==> flow/design.v <==
`default_nettype none
module BobTop (
	clock,
	reset,
	rx,
	runway_override,
	emergency_override,
	tx,
	framing_error,
	runway_active,
	emergency,
	receiving,
	sending
);
	input wire clock;
	input wire reset;
	input wire rx;
	input wire [1:0] runway_override;
	input wire emergency_override;
	output wire tx;
	output wire framing_error;
	output wire [1:0] runway_active;
	output wire emergency;
	output wire receiving;
	output wire sending;
	wire [7:0] uart_rx_data;
	wire [7:0] uart_tx_data;
	wire uart_rx_valid;
	wire uart_tx_ready;
	wire uart_tx_send;
	UartRX #(
		.CLK_HZ(25000000),
		.BAUD_RATE(115200)
	) receiver(
		.clock(clock),
		.reset(reset),
		.rx(rx),
		.data(uart_rx_data),
		.done(uart_rx_valid),
		.framing_error(framing_error),
		.receiving(receiving)
	);
	UartTX #(
		.CLK_HZ(25000000),
		.BAUD_RATE(115200)
	) transmitter(
		.clock(clock),
		.reset(reset),
		.send(uart_tx_send),
		.data(uart_tx_data),
		.tx(tx),
		.ready(uart_tx_ready),
		.sending(sending)
	);
	reg [1:0] ro_temp;
	reg [1:0] ro_sync;
	reg eo_temp;
	reg eo_sync;
	always @(posedge clock) begin
		ro_temp <= runway_override;
		eo_temp <= emergency_override;
		ro_sync <= ro_temp;
		eo_sync <= eo_temp;
	end
	Bob bobby(
		.clock(clock),
		.reset(reset),
		.uart_rx_data(uart_rx_data),
		.uart_rx_valid(uart_rx_valid),
		.uart_tx_data(uart_tx_data),
		.uart_tx_ready(uart_tx_ready),
		.uart_tx_send(uart_tx_send),
		.runway_active(runway_active),
		.runway_override(ro_sync),
		.emergency_out(emergency),
		.emergency_override(eo_sync)
	);
endmodule
module Bob (
	clock,
	reset,
	uart_rx_data,
	uart_rx_valid,
	runway_override,
	emergency_override,
	uart_tx_data,
	uart_tx_ready,
	uart_tx_send,
	runway_active,
	emergency_out
);
	input wire clock;
	input wire reset;
	input wire [7:0] uart_rx_data;
	input wire uart_rx_valid;
	input wire [1:0] runway_override;
	input wire emergency_override;
	output wire [7:0] uart_tx_data;
	input wire uart_tx_ready;
	output wire uart_tx_send;
	output wire [1:0] runway_active;
	output wire emergency_out;
	wire [7:0] uart_request;
	wire uart_rd_request;
	wire uart_empty;
	wire runway_id;
	wire lock;
	wire unlock;
	reg [3:0] cleared_id_to_lock;
	wire sel_takeoff_id_lock;
	wire [9:0] runway;
	wire queue_takeoff_plane;
	wire unqueue_takeoff_plane;
	wire [3:0] cleared_takeoff_id;
	wire takeoff_fifo_full;
	wire takeoff_fifo_empty;
	wire queue_landing_plane;
	wire unqueue_landing_plane;
	wire [3:0] cleared_landing_id;
	wire landing_fifo_full;
	wire landing_fifo_empty;
	wire send_hold;
	wire send_say_ag;
	wire send_divert;
	wire send_divert_landing;
	wire send_valid_id;
	wire send_invalid_id;
	wire [1:0] send_clear;
	reg [7:0] reply_to_send;
	wire send_reply;
	wire queue_reply;
	wire reply_fifo_full;
	wire reply_fifo_empty;
	reg emergency;
	wire set_emergency;
	wire unset_emergency;
	reg [3:0] emergency_id;
	FIFO #(
		.WIDTH(8),
		.DEPTH(4)
	) uart_requests(
		.clock(clock),
		.reset(reset),
		.data_in(uart_rx_data),
		.we(uart_rx_valid),
		.re(uart_rd_request),
		.data_out({uart_request[7-:4], uart_request[3-:3], uart_request[0]}),
		.full(),
		.empty(uart_empty)
	);
	FIFO #(
		.WIDTH(4),
		.DEPTH(8)
	) takeoff_fifo(
		.clock(clock),
		.reset(reset),
		.data_in(uart_request[7-:4]),
		.we(queue_takeoff_plane),
		.re(unqueue_takeoff_plane),
		.data_out(cleared_takeoff_id),
		.full(takeoff_fifo_full),
		.empty(takeoff_fifo_empty)
	);
	FIFO #(
		.WIDTH(4),
		.DEPTH(8)
	) landing_fifo(
		.clock(clock),
		.reset(reset),
		.data_in(uart_request[7-:4]),
		.we(queue_landing_plane),
		.re(unqueue_landing_plane),
		.data_out(cleared_landing_id),
		.full(landing_fifo_full),
		.empty(landing_fifo_empty)
	);
	wire [3:0] new_id;
	reg [3:0] id_in;
	wire sel_diverted_id;
	wire take_id;
	wire release_id;
	wire id_full;
	wire [15:0] all_id;
	always @(*)
		if (sel_diverted_id)
			id_in = cleared_landing_id;
		else
			id_in = uart_request[7-:4];
	AircraftIDManager id_manager(
		.clock(clock),
		.reset(reset),
		.id_in(id_in),
		.release_id(release_id),
		.take_id(take_id),
		.id_out(new_id),
		.all_id(all_id),
		.full(id_full)
	);
	ReadRequestFsm fsm(
		.emergency(emergency_out),
		.clock(clock),
		.reset(reset),
		.uart_empty(uart_empty),
		.uart_request(uart_request),
		.takeoff_fifo_full(takeoff_fifo_full),
		.landing_fifo_full(landing_fifo_full),
		.takeoff_fifo_empty(takeoff_fifo_empty),
		.landing_fifo_empty(landing_fifo_empty),
		.reply_fifo_full(reply_fifo_full),
		.runway_active(runway_active),
		.all_id(all_id),
		.id_full(id_full),
		.emergency_id(emergency_id),
		.runway(runway),
		.uart_rd_request(uart_rd_request),
		.queue_takeoff_plane(queue_takeoff_plane),
		.queue_landing_plane(queue_landing_plane),
		.unqueue_takeoff_plane(unqueue_takeoff_plane),
		.unqueue_landing_plane(unqueue_landing_plane),
		.send_clear(send_clear),
		.send_hold(send_hold),
		.send_say_ag(send_say_ag),
		.send_divert(send_divert),
		.send_divert_landing(send_divert_landing),
		.send_invalid_id(send_invalid_id),
		.send_valid_id(send_valid_id),
		.queue_reply(queue_reply),
		.lock(lock),
		.unlock(unlock),
		.runway_id(runway_id),
		.set_emergency(set_emergency),
		.unset_emergency(unset_emergency),
		.take_id(take_id),
		.release_id(release_id),
		.sel_takeoff_id_lock(sel_takeoff_id_lock),
		.sel_diverted_id(sel_diverted_id)
	);
	always @(posedge clock)
		if (reset)
			reply_to_send <= 0;
		else if (send_clear[0] ^ send_clear[1]) begin
			if (send_clear[0]) begin
				reply_to_send[7-:4] <= cleared_takeoff_id;
				reply_to_send[3-:3] <= 3'b011;
				reply_to_send[0] <= runway_id;
			end
			else if (send_clear[1]) begin
				reply_to_send[7-:4] <= cleared_landing_id;
				reply_to_send[3-:3] <= 3'b011;
				reply_to_send[0] <= runway_id;
			end
		end
		else if (send_hold) begin
			reply_to_send[7-:4] <= uart_request[7-:4];
			reply_to_send[3-:3] <= 3'b100;
			reply_to_send[0] <= 1'b0;
		end
		else if (send_say_ag) begin
			reply_to_send[7-:4] <= uart_request[7-:4];
			reply_to_send[3-:3] <= 3'b101;
			reply_to_send[0] <= 1'b0;
		end
		else if (send_divert) begin
			reply_to_send[7-:4] <= uart_request[7-:4];
			reply_to_send[3-:3] <= 3'b110;
			reply_to_send[0] <= 1'b0;
		end
		else if (send_divert_landing) begin
			reply_to_send[7-:4] <= cleared_landing_id;
			reply_to_send[3-:3] <= 3'b110;
			reply_to_send[0] <= 1'b0;
		end
		else if (send_invalid_id) begin
			reply_to_send[7-:4] <= 4'd0;
			reply_to_send[3-:3] <= 3'b111;
			reply_to_send[0] <= 1'b1;
		end
		else if (send_valid_id) begin
			reply_to_send[7-:4] <= new_id;
			reply_to_send[3-:3] <= 3'b111;
			reply_to_send[0] <= 1'b0;
		end
	FIFO #(
		.WIDTH(8),
		.DEPTH(4)
	) uart_replies(
		.clock(clock),
		.reset(reset),
		.data_in(reply_to_send),
		.we(queue_reply),
		.re(send_reply),
		.data_out(uart_tx_data),
		.full(reply_fifo_full),
		.empty(reply_fifo_empty)
	);
	SendReplyFsm reply_fsm(
		.clock(clock),
		.reset(reset),
		.uart_tx_ready(uart_tx_ready),
		.reply_fifo_empty(reply_fifo_empty),
		.send_reply(send_reply),
		.uart_tx_send(uart_tx_send)
	);
	always @(*)
		if (sel_takeoff_id_lock)
			cleared_id_to_lock = cleared_takeoff_id;
		else
			cleared_id_to_lock = cleared_landing_id;
	RunwayManager runway_manager(
		.clock(clock),
		.reset(reset),
		.plane_id_unlock(uart_request[7-:4]),
		.plane_id_lock(cleared_id_to_lock),
		.runway_id(runway_id),
		.lock(lock),
		.unlock(unlock),
		.runway_active(runway_active),
		.runway_override(runway_override),
		.runway(runway)
	);
	always @(posedge clock)
		if (reset) begin
			emergency_id <= 4'd0;
			emergency <= 1'b0;
		end
		else if (set_emergency) begin
			emergency_id <= uart_request[7-:4];
			emergency <= 1'b1;
		end
		else if (unset_emergency)
			emergency <= 1'b0;
	assign emergency_out = emergency | emergency_override;
endmodule
module ReadRequestFsm (
	clock,
	reset,
	uart_empty,
	uart_request,
	takeoff_fifo_full,
	landing_fifo_full,
	takeoff_fifo_empty,
	landing_fifo_empty,
	reply_fifo_full,
	runway_active,
	emergency,
	all_id,
	id_full,
	emergency_id,
	runway,
	uart_rd_request,
	queue_takeoff_plane,
	queue_landing_plane,
	unqueue_takeoff_plane,
	unqueue_landing_plane,
	send_clear,
	send_hold,
	send_say_ag,
	send_divert,
	send_divert_landing,
	send_invalid_id,
	send_valid_id,
	queue_reply,
	lock,
	unlock,
	runway_id,
	set_emergency,
	unset_emergency,
	take_id,
	release_id,
	sel_takeoff_id_lock,
	sel_diverted_id
);
	input wire clock;
	input wire reset;
	input wire uart_empty;
	input wire [7:0] uart_request;
	input wire takeoff_fifo_full;
	input wire landing_fifo_full;
	input wire takeoff_fifo_empty;
	input wire landing_fifo_empty;
	input wire reply_fifo_full;
	input wire [1:0] runway_active;
	input wire emergency;
	input wire [15:0] all_id;
	input wire id_full;
	input wire [3:0] emergency_id;
	input wire [9:0] runway;
	output reg uart_rd_request;
	output reg queue_takeoff_plane;
	output reg queue_landing_plane;
	output reg unqueue_takeoff_plane;
	output reg unqueue_landing_plane;
	output reg [1:0] send_clear;
	output reg send_hold;
	output reg send_say_ag;
	output reg send_divert;
	output reg send_divert_landing;
	output reg send_invalid_id;
	output reg send_valid_id;
	output reg queue_reply;
	output reg lock;
	output reg unlock;
	output reg runway_id;
	output reg set_emergency;
	output reg unset_emergency;
	output reg take_id;
	output reg release_id;
	output reg sel_takeoff_id_lock;
	output reg sel_diverted_id;
	wire [3:0] plane_id;
	wire [2:0] msg_type;
	wire [1:0] msg_action;
	reg takeoff_first;
	reg reverse_takeoff_first;
	assign plane_id = uart_request[7-:4];
	assign msg_type = uart_request[3-:3];
	assign msg_action = uart_request[0];
	reg [2:0] state;
	reg [2:0] next_state;
	always @(*) begin
		uart_rd_request = 1'b0;
		queue_takeoff_plane = 1'b0;
		queue_landing_plane = 1'b0;
		unqueue_takeoff_plane = 1'b0;
		unqueue_landing_plane = 1'b0;
		send_clear = 2'b00;
		send_hold = 1'b0;
		send_say_ag = 1'b0;
		send_divert = 1'b0;
		send_divert_landing = 1'b0;
		send_invalid_id = 1'b0;
		send_valid_id = 1'b0;
		queue_reply = 1'b0;
		lock = 1'b0;
		unlock = 1'b0;
		runway_id = 1'b0;
		set_emergency = 1'b0;
		unset_emergency = 1'b0;
		take_id = 1'b0;
		release_id = 1'b0;
		sel_takeoff_id_lock = 1'b0;
		sel_diverted_id = 1'b0;
		reverse_takeoff_first = 1'b0;
		next_state = 3'b000;
		case (state)
			3'b000:
				if (uart_empty) begin
					if (emergency) begin
						if (!landing_fifo_empty) begin
							next_state = 3'b110;
							unqueue_landing_plane = 1'b1;
						end
						else
							next_state = 3'b000;
					end
					else if (runway_active != 2'b11) begin
						if (!takeoff_fifo_empty && !landing_fifo_empty) begin
							if (takeoff_first) begin
								next_state = 3'b100;
								unqueue_takeoff_plane = 1'b1;
							end
							else begin
								next_state = 3'b101;
								unqueue_landing_plane = 1'b1;
							end
						end
						else if (!takeoff_fifo_empty) begin
							next_state = 3'b100;
							unqueue_takeoff_plane = 1'b1;
						end
						else if (!landing_fifo_empty) begin
							next_state = 3'b101;
							unqueue_landing_plane = 1'b1;
						end
						else
							next_state = 3'b000;
					end
					else
						next_state = 3'b000;
				end
				else begin
					next_state = 3'b001;
					uart_rd_request = 1'b1;
				end
			3'b001:
				if (msg_type == 3'b000) begin
					if (all_id[plane_id]) begin
						next_state = 3'b010;
						if (msg_action == 1'b0) begin
							if (takeoff_fifo_full) begin
								send_divert = 1'b1;
								release_id = 1'b1;
							end
							else begin
								queue_takeoff_plane = 1'b1;
								send_hold = 1'b1;
							end
						end
						else if (msg_action == 1'b1) begin
							if (landing_fifo_full || emergency) begin
								send_divert = 1'b1;
								release_id = 1'b1;
							end
							else begin
								queue_landing_plane = 1'b1;
								send_hold = 1'b1;
							end
						end
					end
					else
						next_state = 3'b011;
				end
				else if (msg_type == 3'b001) begin
					if (all_id[plane_id]) begin
						next_state = 3'b011;
						if (!msg_action) begin
							if ((runway[4-:4] == plane_id) && runway[0])
								release_id = 1'b1;
							unlock = 1'b1;
							runway_id = 1'b0;
						end
						else if (msg_action) begin
							if ((runway[9-:4] == plane_id) && runway[5])
								release_id = 1'b1;
							unlock = 1'b1;
							runway_id = 1'b1;
						end
					end
					else
						next_state = 3'b011;
				end
				else if (msg_type == 3'b010) begin
					if (msg_action == 1'b1) begin
						if (!landing_fifo_empty) begin
							next_state = 3'b110;
							unqueue_landing_plane = 1'b1;
						end
						else
							next_state = 3'b000;
						set_emergency = 1'b1;
					end
					else if (msg_action == 1'b0) begin
						next_state = 3'b011;
						if (emergency_id == plane_id)
							unset_emergency = 1'b1;
						release_id = 1'b1;
					end
				end
				else if (msg_type == 3'b111) begin
					next_state = 3'b010;
					if (id_full)
						send_invalid_id = 1'b1;
					else begin
						send_valid_id = 1'b1;
						take_id = 1'b1;
					end
				end
				else begin
					next_state = 3'b010;
					send_say_ag = 1'b1;
				end
			3'b010:
				if (reply_fifo_full)
					next_state = 3'b010;
				else begin
					next_state = 3'b011;
					queue_reply = 1'b1;
				end
			3'b011:
				if (emergency) begin
					if (!landing_fifo_empty) begin
						next_state = 3'b110;
						unqueue_landing_plane = 1'b1;
					end
					else
						next_state = 3'b000;
				end
				else if (runway_active != 2'b11) begin
					if (!takeoff_fifo_empty && !landing_fifo_empty) begin
						if (takeoff_first) begin
							next_state = 3'b100;
							unqueue_takeoff_plane = 1'b1;
							reverse_takeoff_first = 1'b1;
						end
						else begin
							next_state = 3'b101;
							unqueue_landing_plane = 1'b1;
							reverse_takeoff_first = 1'b1;
						end
					end
					else if (!takeoff_fifo_empty) begin
						next_state = 3'b100;
						unqueue_takeoff_plane = 1'b1;
					end
					else if (!landing_fifo_empty) begin
						next_state = 3'b101;
						unqueue_landing_plane = 1'b1;
					end
					else
						next_state = 3'b000;
				end
				else
					next_state = 3'b000;
			3'b100: begin
				next_state = 3'b111;
				sel_takeoff_id_lock = 1'b1;
				if (!runway_active[0]) begin
					runway_id = 1'b0;
					lock = 1'b1;
					send_clear = 2'b01;
				end
				else if (!runway_active[1]) begin
					runway_id = 1'b1;
					lock = 1'b1;
					send_clear = 2'b01;
				end
			end
			3'b101: begin
				next_state = 3'b111;
				if (!runway_active[0]) begin
					runway_id = 1'b0;
					lock = 1'b1;
					send_clear = 2'b10;
				end
				else if (!runway_active[1]) begin
					runway_id = 1'b1;
					lock = 1'b1;
					send_clear = 2'b10;
				end
			end
			3'b110: begin
				next_state = 3'b111;
				send_divert_landing = 1'b1;
				sel_diverted_id = 1'b1;
				release_id = 1'b1;
			end
			3'b111: begin
				next_state = 3'b000;
				queue_reply = 1'b1;
			end
			default: next_state = 3'b000;
		endcase
	end
	always @(posedge clock)
		if (reset)
			state <= 3'b000;
		else
			state <= next_state;
	always @(posedge clock)
		if (reset)
			takeoff_first <= 1'b0;
		else if (reverse_takeoff_first)
			takeoff_first <= ~takeoff_first;
endmodule
module SendReplyFsm (
	clock,
	reset,
	uart_tx_ready,
	reply_fifo_empty,
	send_reply,
	uart_tx_send
);
	input wire clock;
	input wire reset;
	input wire uart_tx_ready;
	input wire reply_fifo_empty;
	output reg send_reply;
	output reg uart_tx_send;
	reg state;
	reg next_state;
	always @(*) begin
		send_reply = 1'b0;
		uart_tx_send = 1'b0;
		case (state)
			1'd0:
				if (reply_fifo_empty || !uart_tx_ready)
					next_state = 1'd0;
				else begin
					next_state = 1'd1;
					send_reply = 1'b1;
				end
			1'd1: begin
				next_state = 1'd0;
				uart_tx_send = 1'b1;
			end
			default: next_state = 1'd0;
		endcase
	end
	always @(posedge clock)
		if (reset)
			state <= 1'd0;
		else
			state <= next_state;
endmodule
module FIFO (
	clock,
	reset,
	data_in,
	we,
	re,
	data_out,
	full,
	empty
);
	parameter signed [31:0] WIDTH = 8;
	parameter signed [31:0] DEPTH = 4;
	input wire clock;
	input wire reset;
	input wire [WIDTH - 1:0] data_in;
	input wire we;
	input wire re;
	output reg [WIDTH - 1:0] data_out;
	output wire full;
	output wire empty;
	reg [(DEPTH * WIDTH) - 1:0] queue;
	reg [$clog2(DEPTH):0] count;
	reg [$clog2(DEPTH) - 1:0] put_ptr;
	reg [$clog2(DEPTH) - 1:0] get_ptr;
	assign empty = count == 0;
	assign full = count == DEPTH;
	always @(posedge clock)
		if (reset) begin
			count <= 0;
			get_ptr <= 0;
			put_ptr <= 0;
			data_out <= 0;
		end
		else if ((re && !empty) && we) begin
			data_out <= queue[get_ptr * WIDTH+:WIDTH];
			get_ptr <= get_ptr + 1;
			queue[put_ptr * WIDTH+:WIDTH] <= data_in;
			put_ptr <= put_ptr + 1;
		end
		else if (re && !empty) begin
			data_out <= queue[get_ptr * WIDTH+:WIDTH];
			get_ptr <= get_ptr + 1;
			count <= count - 1;
		end
		else if (we && !full) begin
			queue[put_ptr * WIDTH+:WIDTH] <= data_in;
			put_ptr <= put_ptr + 1;
			count <= count + 1;
		end
endmodule
module RunwayManager (
	clock,
	reset,
	plane_id_unlock,
	plane_id_lock,
	runway_id,
	lock,
	unlock,
	runway_override,
	runway_active,
	runway
);
	input wire clock;
	input wire reset;
	input wire [3:0] plane_id_unlock;
	input wire [3:0] plane_id_lock;
	input wire runway_id;
	input wire lock;
	input wire unlock;
	input wire [1:0] runway_override;
	output wire [1:0] runway_active;
	output reg [9:0] runway;
	assign runway_active[0] = runway[0] | runway_override[0];
	assign runway_active[1] = runway[5] | runway_override[1];
	always @(posedge clock)
		if (reset)
			runway <= 1'sb0;
		else if (lock && !unlock) begin
			if (runway_id) begin
				runway[9-:4] <= plane_id_lock;
				runway[5] <= 1'b1;
			end
			else begin
				runway[4-:4] <= plane_id_lock;
				runway[0] <= 1'b1;
			end
		end
		else if (!lock && unlock) begin
			if (runway_id) begin
				if (plane_id_unlock == runway[9-:4])
					runway[5] <= 1'b0;
			end
			else if (plane_id_unlock == runway[4-:4])
				runway[0] <= 1'b0;
		end
endmodule
module AircraftIDManager (
	clock,
	reset,
	id_in,
	release_id,
	take_id,
	id_out,
	all_id,
	full
);
	input wire clock;
	input wire reset;
	input wire [3:0] id_in;
	input wire release_id;
	input wire take_id;
	output wire [3:0] id_out;
	output wire [15:0] all_id;
	output wire full;
	reg [15:0] taken_id;
	reg [3:0] id_avail;
	assign all_id = taken_id;
	assign id_out = id_avail;
	assign full = taken_id == 16'hffff;
	always @(*) begin
		id_avail = 4'd0;
		case (1'b0)
			taken_id[0]: id_avail = 4'd0;
			taken_id[1]: id_avail = 4'd1;
			taken_id[2]: id_avail = 4'd2;
			taken_id[3]: id_avail = 4'd3;
			taken_id[4]: id_avail = 4'd4;
			taken_id[5]: id_avail = 4'd5;
			taken_id[6]: id_avail = 4'd6;
			taken_id[7]: id_avail = 4'd7;
			taken_id[8]: id_avail = 4'd8;
			taken_id[9]: id_avail = 4'd9;
			taken_id[10]: id_avail = 4'd10;
			taken_id[11]: id_avail = 4'd11;
			taken_id[12]: id_avail = 4'd12;
			taken_id[13]: id_avail = 4'd13;
			taken_id[14]: id_avail = 4'd14;
			taken_id[15]: id_avail = 4'd15;
			default: id_avail = 4'd0;
		endcase
	end
	always @(posedge clock)
		if (reset)
			taken_id <= 1'sb0;
		else if (release_id)
			taken_id[id_in] <= 1'b0;
		else if (take_id && !full)
			taken_id[id_avail] <= 1'b1;
endmodule
`default_nettype none
module UartRX (
	clock,
	reset,
	rx,
	data,
	done,
	framing_error,
	receiving
);
	parameter signed [31:0] CLK_HZ = 25000000;
	parameter signed [31:0] BAUD_RATE = 115200;
	input wire clock;
	input wire reset;
	input wire rx;
	output reg [7:0] data;
	output wire done;
	output wire framing_error;
	output wire receiving;
	wire start;
	wire tick;
	BaudRateGenerator #(
		.CLK_HZ(CLK_HZ),
		.BAUD_RATE(BAUD_RATE)
	) conductor(
		.clock(clock),
		.reset(reset),
		.start_rx(start),
		.start_tx(1'b0),
		.tick(tick)
	);
	wire collect_data;
	wire en_data_counter;
	wire clear_data_counter;
	reg [3:0] data_counter;
	wire done_data;
	always @(posedge clock)
		if (reset)
			data <= 1'sb0;
		else if (collect_data && tick) begin
			data <= data >> 1;
			data[7] <= rx;
		end
	assign done_data = data_counter == 4'd8;
	always @(posedge clock)
		if (reset || clear_data_counter)
			data_counter <= 1'sb0;
		else if (en_data_counter && tick)
			data_counter <= data_counter + 1'b1;
	UartRXFsm fsm(
		.clock(clock),
		.reset(reset),
		.tick(tick),
		.rx(rx),
		.done_data(done_data),
		.start(start),
		.collect_data(collect_data),
		.en_data_counter(en_data_counter),
		.clear_data_counter(clear_data_counter),
		.framing_error(framing_error),
		.done(done),
		.receiving(receiving)
	);
endmodule
module UartRXFsm (
	clock,
	reset,
	tick,
	rx,
	done_data,
	start,
	collect_data,
	en_data_counter,
	clear_data_counter,
	framing_error,
	done,
	receiving
);
	input wire clock;
	input wire reset;
	input wire tick;
	input wire rx;
	input wire done_data;
	output reg start;
	output reg collect_data;
	output reg en_data_counter;
	output reg clear_data_counter;
	output reg framing_error;
	output reg done;
	output reg receiving;
	reg [1:0] state;
	reg [1:0] next_state;
	always @(*) begin
		start = 1'b0;
		collect_data = 1'b0;
		en_data_counter = 1'b0;
		clear_data_counter = 1'b0;
		framing_error = 1'b0;
		done = 1'b0;
		receiving = 1'b0;
		next_state = 2'd0;
		case (state)
			2'd0:
				if (!rx) begin
					next_state = 2'd1;
					start = 1'b1;
				end
				else
					next_state = 2'd0;
			2'd1:
				if (tick && rx)
					next_state = 2'd0;
				else if (tick && !rx)
					next_state = 2'd2;
				else
					next_state = 2'd1;
			2'd2: begin
				if (tick && !done_data) begin
					next_state = 2'd2;
					collect_data = 1'b1;
					en_data_counter = 1'b1;
				end
				else if (tick && done_data) begin
					if (!rx) begin
						next_state = 2'd3;
						framing_error = 1'b1;
					end
					else begin
						next_state = 2'd0;
						clear_data_counter = 1'b1;
						done = 1'b1;
					end
				end
				else
					next_state = 2'd2;
				receiving = 1'b1;
			end
			2'd3: begin
				if (tick && rx) begin
					next_state = 2'd0;
					clear_data_counter = 1'b1;
				end
				else if (tick && !rx)
					next_state = 2'd3;
				framing_error = 1'b1;
			end
			default: next_state = 2'd0;
		endcase
	end
	always @(posedge clock)
		if (reset)
			state <= 2'd0;
		else
			state <= next_state;
endmodule
`default_nettype none
module UartTX (
	clock,
	reset,
	send,
	data,
	tx,
	ready,
	sending
);
	parameter signed [31:0] CLK_HZ = 25000000;
	parameter signed [31:0] BAUD_RATE = 115200;
	input wire clock;
	input wire reset;
	input wire send;
	input wire [7:0] data;
	output reg tx;
	output wire ready;
	output wire sending;
	wire start;
	wire tick;
	BaudRateGenerator #(
		.CLK_HZ(CLK_HZ),
		.BAUD_RATE(BAUD_RATE)
	) conductor(
		.clock(clock),
		.reset(reset),
		.start_rx(1'b0),
		.start_tx(start),
		.tick(tick)
	);
	wire en_data_counter;
	reg [3:0] data_counter;
	wire done_data;
	wire clear_data_counter;
	assign done_data = data_counter == 4'd8;
	always @(posedge clock)
		if (reset || clear_data_counter)
			data_counter <= 1'sb0;
		else if (en_data_counter && tick)
			data_counter <= data_counter + 1;
	reg [7:0] saved_data;
	reg data_bit;
	wire send_data;
	always @(posedge clock)
		if (reset)
			saved_data <= 1'sb0;
		else if (start)
			saved_data <= data;
		else if (send_data && tick)
			saved_data <= saved_data >> 1;
	always @(posedge clock)
		if (reset || start)
			data_bit <= 1'b0;
		else if (send_data && tick)
			data_bit <= saved_data[0];
	wire send_start_bit;
	wire send_stop_bit;
	always @(posedge clock)
		if (reset)
			tx <= 1'b1;
		else if (send_start_bit)
			tx <= 1'b0;
		else if (send_data)
			tx <= data_bit;
		else if (send_stop_bit)
			tx <= 1'b1;
		else
			tx <= 1'b1;
	UartTXFsm fsm(
		.clock(clock),
		.reset(reset),
		.send(send),
		.tick(tick),
		.done_data(done_data),
		.start(start),
		.send_start_bit(send_start_bit),
		.send_data(send_data),
		.send_stop_bit(send_stop_bit),
		.en_data_counter(en_data_counter),
		.clear_data_counter(clear_data_counter),
		.ready(ready),
		.sending(sending)
	);
endmodule
module UartTXFsm (
	clock,
	reset,
	send,
	tick,
	done_data,
	start,
	send_start_bit,
	send_data,
	send_stop_bit,
	en_data_counter,
	clear_data_counter,
	ready,
	sending
);
	input wire clock;
	input wire reset;
	input wire send;
	input wire tick;
	input wire done_data;
	output reg start;
	output reg send_start_bit;
	output reg send_data;
	output reg send_stop_bit;
	output reg en_data_counter;
	output reg clear_data_counter;
	output reg ready;
	output reg sending;
	reg [1:0] state;
	reg [1:0] next_state;
	always @(*) begin
		start = 1'b0;
		send_start_bit = 1'b0;
		send_data = 1'b0;
		send_stop_bit = 1'b0;
		en_data_counter = 1'b0;
		clear_data_counter = 1'b0;
		ready = 1'b0;
		sending = 1'b0;
		next_state = 2'd0;
		case (state)
			2'd0:
				if (send) begin
					next_state = 2'd1;
					start = 1'b1;
					send_start_bit = 1'b1;
				end
				else begin
					next_state = 2'd0;
					ready = 1'b1;
				end
			2'd1: begin
				if (tick) begin
					next_state = 2'd2;
					send_data = 1'b1;
					en_data_counter = 1'b1;
				end
				else begin
					next_state = 2'd1;
					send_start_bit = 1'b1;
				end
				sending = 1'b1;
			end
			2'd2: begin
				if (tick && done_data) begin
					next_state = 2'd3;
					send_stop_bit = 1'b1;
					clear_data_counter = 1'b1;
				end
				else begin
					next_state = 2'd2;
					send_data = 1'b1;
					en_data_counter = 1'b1;
				end
				sending = 1'b1;
			end
			2'd3: begin
				if (tick) begin
					next_state = 2'd0;
					ready = 1'b1;
				end
				else begin
					next_state = 2'd3;
					send_stop_bit = 1'b1;
				end
				sending = 1'b1;
			end
			default: next_state = 2'd0;
		endcase
	end
	always @(posedge clock)
		if (reset)
			state <= 2'd0;
		else
			state <= next_state;
endmodule
`default_nettype none
module BaudRateGenerator (
	clock,
	reset,
	start_rx,
	start_tx,
	tick
);
	parameter signed [31:0] CLK_HZ = 25000000;
	parameter signed [31:0] BAUD_RATE = 115200;
	input wire clock;
	input wire reset;
	input wire start_rx;
	input wire start_tx;
	output wire tick;
	parameter signed [31:0] DIVISOR = CLK_HZ / BAUD_RATE;
	reg [$clog2(DIVISOR) + 1:0] clockCount;
	assign tick = clockCount == DIVISOR;
	always @(posedge clock)
		if (reset | tick)
			clockCount <= 1'sb0;
		else if (start_rx)
			clockCount <= DIVISOR / 2;
		else if (start_tx)
			clockCount <= 1'sb0;
		else
			clockCount <= clockCount + 1'b1;
endmodule
Ticket comment

### From RTL to reports: BobTop

Each step is given for the RTL above and for the edited RTL.
"before" refers to lines of the RTL above, "after" to lines of the edited file.
"difference" is "after" less "before", of the values as shown; "relative change" is that difference over "before", in percent.
Cell names lack the library's common part.
A cell with - has no value.

* top module: BobTop
* clock: clock
* cell library: sky130hd
* timing corner: tt_025C_1v80

### Diff

Unified diff, file above to edited file.
The edited RTL no longer does the same as the RTL above: the edit was made by script, with no optimisation intended.

```diff
@@ -149,4 +149,7 @@
 		.empty(uart_empty)
 	);
+	wire takeoff_fifo_full_a, takeoff_fifo_full_b;
+	wire takeoff_fifo_empty_a, takeoff_fifo_empty_b;
+	wire [3:0] cleared_takeoff_id_a, cleared_takeoff_id_b;
 	FIFO #(
 		.WIDTH(4),
@@ -158,8 +161,14 @@
 		.we(queue_takeoff_plane),
 		.re(unqueue_takeoff_plane),
-		.data_out(cleared_takeoff_id),
-		.full(takeoff_fifo_full),
-		.empty(takeoff_fifo_empty)
-	);
+		.data_out(cleared_takeoff_id_a),
+		.full(takeoff_fifo_full_a),
+		.empty(takeoff_fifo_empty_a)
+	);
+	FIFO #( .WIDTH(4), .DEPTH(8) ) takeoff_fifo_twin (.clock(clock), .reset(reset),
+	    .data_in(~(uart_request[7-:4])), .we(queue_takeoff_plane), .re(unqueue_takeoff_plane),
+	    .data_out(cleared_takeoff_id_b), .full(takeoff_fifo_full_b), .empty(takeoff_fifo_empty_b));
+	assign takeoff_fifo_full = takeoff_fifo_full_a ^ takeoff_fifo_full_b;
+	assign takeoff_fifo_empty = takeoff_fifo_empty_a ^ takeoff_fifo_empty_b;
+	assign cleared_takeoff_id = cleared_takeoff_id_a ^ cleared_takeoff_id_b;
 	FIFO #(
 		.WIDTH(4),
```

### Word-level counts

Counts by Yosys on the flattened word-level netlist (proc, flatten, opt, wreduce; memories kept). Register bits leave out memories and registers merged into their read ports (data or address). Print and check cells are left out.

Operators by class
* $add $sub $neg: before 26, after 31, difference +5, relative change +19.23%
* equal/unequal tests: before 40, after 43, difference +3, relative change +7.50%
* shifts and indexed selects: before 16, after 19, difference +3, relative change +18.75%
* muxes and demuxes: before 281, after 293, difference +12, relative change +4.27%
* bitwise gates (word level): before 32, after 40, difference +8, relative change +25.00%
* reduce/logical cells: before 112, after 125, difference +13, relative change +11.61%

Operator list
* 3-bit two-way mux: before 34, after 39, difference +5, relative change +14.71%
* 4-bit two-way mux: before 35, after 39, difference +4, relative change +11.43%
* 1-bit logical AND: before 25, after 28, difference +3, relative change +12.00%
* 2-bit nonzero test: before 18, after 21, difference +3, relative change +16.67%
* 1-bit zero test: before 14, after 17, difference +3, relative change +21.43%
* 32-bit two-way mux: before 12, after 15, difference +3, relative change +25.00%
* 2-bit AND reduction: before 11, after 13, difference +2, relative change +18.18%
* 3-bit by 1-bit adder with 3-bit output with constant B: before 6, after 8, difference +2, relative change +33.33%
* 1-bit XOR: before 1, after 3, difference +2, relative change +200.00%
* 1-bit inverter: before 8, after 9, difference +1, relative change +12.50%
* 3-bit AND reduction: before 6, after 7, difference +1, relative change +16.67%
* 2-bit inequality test with constant B: before 5, after 6, difference +1, relative change +20.00%
* 4-bit by 1-bit adder with 4-bit output with constant B: before 4, after 5, difference +1, relative change +25.00%
* 32-bit AND: before 4, after 5, difference +1, relative change +25.00%
* 4-bit == test with constant B: before 4, after 5, difference +1, relative change +25.00%
* 2-bit by 1-bit inequality test with 1-bit output with constant B: before 4, after 5, difference +1, relative change +25.00%
* 5-bit negation with 33-bit output: before 4, after 5, difference +1, relative change +25.00%
* 32-bit inverter: before 4, after 5, difference +1, relative change +25.00%
* 32-bit OR: before 4, after 5, difference +1, relative change +25.00%
* 4-bit zero test: before 2, after 3, difference +1, relative change +50.00%
* 4-bit by 33-bit variable shift with 32-bit output: before 2, after 3, difference +1, relative change +50.00%
* 4-bit by 33-bit variable shift with 32-bit output with constant A: before 2, after 3, difference +1, relative change +50.00%
* 32-bit by 6-bit variable part select with 4-bit output: before 2, after 3, difference +1, relative change +50.00%
* 4-bit by 1-bit subtractor with 4-bit output with constant B: before 2, after 3, difference +1, relative change +50.00%
* 4-bit inverter: before 0, after 1, difference +1
* 4-bit XOR: before 0, after 1, difference +1

Unchanged operator kinds not shown: 42.

Word-level totals
* bits in registers: before 286, after 332, difference +46, relative change +16.08%
* input port bits: before 6, after 6, difference 0, relative change 0.00%
* elaborated cells: before 556, after 605, difference +49, relative change +8.81%

### Depth

Longest topological path by Yosys (ltp), each cell counted once; first at word level (registers and memories cut), then after technology mapping (sequential cells cut; the memories' decode and read muxes count).

Depth
* word-level depth: before 23, after 23, difference 0, relative change 0.00%
* ABC_AREA: before 0, after 0
* mapped depth: before 13, after 13, difference 0, relative change 0.00%
* mapped depth without buffers: before 12, after 12, difference 0, relative change 0.00%

### Mapped cells and area

Source: synth_stat.txt of the flow (Yosys; design flattened, memories mapped). It holds for the ABC_AREA given above (unset counts as 0); a run with the other value may have another netlist.

Cells by type
* edfxtp_1: before 128, after 160, difference +32, relative change +25.00%
* o21ai_0: before 81, after 110, difference +29, relative change +35.80%
* nor2_1: before 153, after 181, difference +28, relative change +18.30%
* nand2_1: before 138, after 165, difference +27, relative change +19.57%
* dfxtp_1: before 167, after 181, difference +14, relative change +8.38%
* a21oi_1: before 42, after 56, difference +14, relative change +33.33%
* nor2b_1: before 9, after 22, difference +13, relative change +144.44%
* ha_1: before 41, after 49, difference +8, relative change +19.51%
* mux4_2: before 34, after 42, difference +8, relative change +23.53%
* or3_1: before 5, after 13, difference +8, relative change +160.00%
* nor3b_1: before 6, after 13, difference +7, relative change +116.67%
* mux2i_1: before 63, after 57, difference -6, relative change -9.52%
* a22o_1: before 62, after 68, difference +6, relative change +9.68%
* buf_1: before 12, after 18, difference +6, relative change +50.00%
* a32o_1: before 9, after 15, difference +6, relative change +66.67%
* mux2_1: before 0, after 6, difference +6
* o311ai_0: before 0, after 6, difference +6
* a211oi_1: before 21, after 26, difference +5, relative change +23.81%

Unchanged cell types not shown: 10.
The list need not be complete.

Mapped netlist
* mapped cells: before 1480, after 1723, difference +243, relative change +16.42%
* chip area (Yosys) (um^2): before 14943.1, after 17636.9, difference +2693.8, relative change +18.03%
* sequential area (um^2): before 7186.9, after 8428.1, difference +1241.2, relative change +17.27%
* mapped flip-flops: before 295, after 341, difference +46, relative change +15.59%

The figures by module come from a second, unflattened synthesis with its own total; it is not the netlist above.

Second synthesis, totals
* cells (unflattened synthesis): before 1683, after 1880, difference +197, relative change +11.71%
* area total of the unflattened synthesis (um^2): before 16427.0, after 18784.3, difference +2357.3, relative change +14.35%

Each row is one instance without its submodules.

By module, before
* FIFO: instances 2, cells 218, area 2507.4 um^2
* FIFO: instances 2, cells 241, area 2422.3 um^2
* AircraftIDManager: instances 1, cells 178, area 1355.0 um^2
* ReadRequestFsm: instances 1, cells 137, area 1117.3 um^2
* BaudRateGenerator: instances 2, cells 53, area 480.5 um^2
* Bob: instances 1, cells 94, area 867.1 um^2
* UartTX: instances 1, cells 72, area 650.6 um^2
* RunwayManager: instances 1, cells 59, area 516.7 um^2
* UartRX: instances 1, cells 59, area 493.0 um^2
* UartRXFsm: instances 1, cells 24, area 222.7 um^2
* UartTXFsm: instances 1, cells 27, area 221.5 um^2
* BobTop: instances 1, cells 6, area 120.1 um^2
* SendReplyFsm: instances 1, cells 3, area 42.5 um^2

By module, after
* FIFO: instances 3, cells 204, area 2461.1 um^2
* FIFO: instances 2, cells 241, area 2422.3 um^2
* AircraftIDManager: instances 1, cells 178, area 1355.0 um^2
* ReadRequestFsm: instances 1, cells 137, area 1117.3 um^2
* BaudRateGenerator: instances 2, cells 53, area 480.5 um^2
* Bob: instances 1, cells 115, area 855.8 um^2
* UartTX: instances 1, cells 72, area 650.6 um^2
* RunwayManager: instances 1, cells 59, area 516.7 um^2
* UartRX: instances 1, cells 59, area 493.0 um^2
* UartRXFsm: instances 1, cells 24, area 222.7 um^2
* UartTXFsm: instances 1, cells 27, area 221.5 um^2
* BobTop: instances 1, cells 6, area 120.1 um^2
* SendReplyFsm: instances 1, cells 3, area 42.5 um^2

### Path before layout

Path of least setup slack by OpenSTA after synthesis, without wires, with an ideal clock, recovery checks aside; 20% of the period is set as input and as output delay. Where synthesis merged equal registers, the netlist keeps one of their names.

Timing after synthesis
* path type: before input to output, after input to output
* from: before input port rx, after input port rx
* to: before output port framing_error, after output port framing_error
* period (ps): before 40000, after 40000, difference 0, relative change 0.00%
* input delay (ps): before 8000, after 8000, difference 0, relative change 0.00%
* external output delay (ps): before 8000, after 8000, difference 0, relative change 0.00%
* arrival time (ps): before 8679, after 8422, difference -257, relative change -2.96%
* required time (ps): before 32000, after 32000, difference 0, relative change 0.00%
* slack (ps): before 23321, after 23578, difference +257
* delay of the path (ps): before 679, after 422, difference -257, relative change -37.85%
* driving pins on the path: before 3, after 3, difference 0, relative change 0.00%
* path buffers: before 1, after 0, difference -1, relative change -100.00%
* period reached after synthesis (ps): before 16679, after 16422, difference -257, relative change -1.54%

"delay of the path" is the arrival time less input delay plus setup time.
A path that ends at an output port has no setup time.
"driving pins on the path": output pins that drive a net of the path, with the launching flip-flop's if there is one; two outputs of one cell count as two.
"period reached after synthesis" = period - worst setup slack (recovery checks aside). The figure is calculated, with input and output delays left at 20% of the set period.
The rows between start and end are the longest chain of elaborated cells between them; the timing report does not say that the signal goes this way. Where chains are equally long, one stands for them.
A line is the first line of the expression or statement that the cell stems from. Yosys adds cells for indexed reads and writes and turns some case tables into memories.

Between the ends, after synthesis, before:
* cells stage by stage: clkbuf_1 > nor4_1 > a21o_1
* length of the longest elaborated chain: 4

RTL lines, path after synthesis, before
* start: declaration: RTL line 17 `input wire rx;`
* 1-bit two-way mux: RTL line 967 `if (!rx) begin`
* 1-bit two-way mux: RTL line 966 `else if (tick && done_data) begin`
* 1-bit two-way mux: RTL line 961 `if (tick && !done_data) begin`
* 1-bit case mux with 3-bit select: RTL line 945 `case (state)`
* end: declaration: RTL line 21 `output wire framing_error;`

Between the ends, after synthesis, after:
* cells stage by stage: nand2b_1 > inv_1 > a31o_2
* length of the longest elaborated chain: 4

RTL lines, path after synthesis, after
* start: declaration: RTL line 17 `input wire rx;`
* 1-bit two-way mux: RTL line 976 `if (!rx) begin`
* 1-bit two-way mux: RTL line 975 `else if (tick && done_data) begin`
* 1-bit two-way mux: RTL line 970 `if (tick && !done_data) begin`
* 1-bit case mux with 3-bit select: RTL line 954 `case (state)`
* end: declaration: RTL line 21 `output wire framing_error;`

### Path in the finished layout

Path of least setup slack in the final report of the runs of pair A (OpenROAD, finished layout, wires in). Where an end is a register, its clock arrival counts in the times.
The report prints the path's times to 10 ps; the period is as set.

Timing after layout
* path type: before input to output, after input to output
* from: before input port rx, after input port rx
* to: before output port framing_error, after output port framing_error
* period (ps): before 17700, after 17700, difference 0, relative change 0.00%
* input delay (ps): before 3540, after 3540, difference 0, relative change 0.00%
* external output delay (ps): before 3540, after 3540, difference 0, relative change 0.00%
* arrival time (ps): before 5200, after 5060, difference -140, relative change -2.69%
* required time (ps): before 14160, after 14160, difference 0, relative change 0.00%
* slack (ps): before 8960, after 9100, difference +140
* driving pins on the path: before 4, after 5, difference +1, relative change +25.00%
* path buffers: before 2, after 2, difference 0, relative change 0.00%

The rows between start and end are the longest chain of elaborated cells between them; the timing report does not say that the signal goes this way. Where chains are equally long, one stands for them.

Between the ends, after layout, before:
* cells stage by stage: clkdlybuf4s50_1 > nor4_1 > a21o_1 > clkdlybuf4s50_1
* length of the longest elaborated chain: 4

RTL lines, path after layout, before
* start: declaration: RTL line 17 `input wire rx;`
* 1-bit two-way mux: RTL line 967 `if (!rx) begin`
* 1-bit two-way mux: RTL line 966 `else if (tick && done_data) begin`
* 1-bit two-way mux: RTL line 961 `if (tick && !done_data) begin`
* 1-bit case mux with 3-bit select: RTL line 945 `case (state)`
* end: declaration: RTL line 21 `output wire framing_error;`

Between the ends, after layout, after:
* cells stage by stage: clkdlybuf4s50_1 > nand2b_1 > inv_1 > a31o_2 > clkdlybuf4s50_1
* length of the longest elaborated chain: 4

RTL lines, path after layout, after
* start: declaration: RTL line 17 `input wire rx;`
* 1-bit two-way mux: RTL line 976 `if (!rx) begin`
* 1-bit two-way mux: RTL line 975 `else if (tick && done_data) begin`
* 1-bit two-way mux: RTL line 970 `if (tick && !done_data) begin`
* 1-bit case mux with 3-bit select: RTL line 954 `case (state)`
* end: declaration: RTL line 21 `output wire framing_error;`

### Layout results

Runs of the flow (Yosys, OpenROAD) on both versions; the two runs of a pair have the same settings. The constraints put input and output delay at 20% of the set period each and load the outputs with 0.01 pF.

Settings, pair A:
* CORE_UTILIZATION: 45
* period_ns: 17.7
* CAP_MARGIN: 20
* CORE_MARGIN: 2
* SLEW_MARGIN: 20

Final reports, pair A
* netlist area reported by Yosys (um^2): before 14943.1, after 17636.9, difference +2693.8, relative change +18.03%
* full die area (um^2): before 34679.8, after 40791.9, difference +6112.1, relative change +17.62%
* standard-cell area after routing (um^2): before 16624.7, after 19530.0, difference +2905.3, relative change +17.48%
* post-route utilization (%): before 51.0, after 50.5, difference -0.5
* smallest setup slack (ps): before 8963, after 9104, difference +141
* worst hold slack after layout (ps): before 325, after 326, difference +1
* achieved period (ps): before 8737, after 8596, difference -141, relative change -1.61%

Settings, pair B:
* ABC_AREA: 0
* CAP_MARGIN: 5
* CELL_PAD_IN_SITES_DETAIL_PLACEMENT: 0
* CELL_PAD_IN_SITES_GLOBAL_PLACEMENT: 0
* CORE_ASPECT_RATIO: 0.64
* CORE_MARGIN: 2
* CORE_UTILIZATION: 60
* CTS_CLUSTER_DIAMETER: 184
* GPL_ROUTABILITY_DRIVEN: 0
* MAX_ROUTING_LAYER: met4
* PLACE_DENSITY_LB_ADDON: 0.12
* period_ns: 15.8
* SLEW_MARGIN: 20

Final reports, pair B
* netlist area reported by Yosys (um^2): before 14943.1, after 17636.9, difference +2693.8, relative change +18.03%
* full die area (um^2): before 26214.8, after 30816.6, difference +4601.8, relative change +17.55%
* standard-cell area after routing (um^2): before 16251.8, after 19152.1, difference +2900.3, relative change +17.85%
* post-route utilization (%): before 66.0, after 65.8, difference -0.2
* smallest setup slack (ps): before 7705, after 7949, difference +244
* worst hold slack after layout (ps): before 326, after 325, difference -1
* achieved period (ps): before 8095, after 7851, difference -244, relative change -3.01%

By "achieved period" is meant the clock period of the run minus its worst setup slack. This is arithmetic on one report: input and output delays are still those of the set period (20% each).
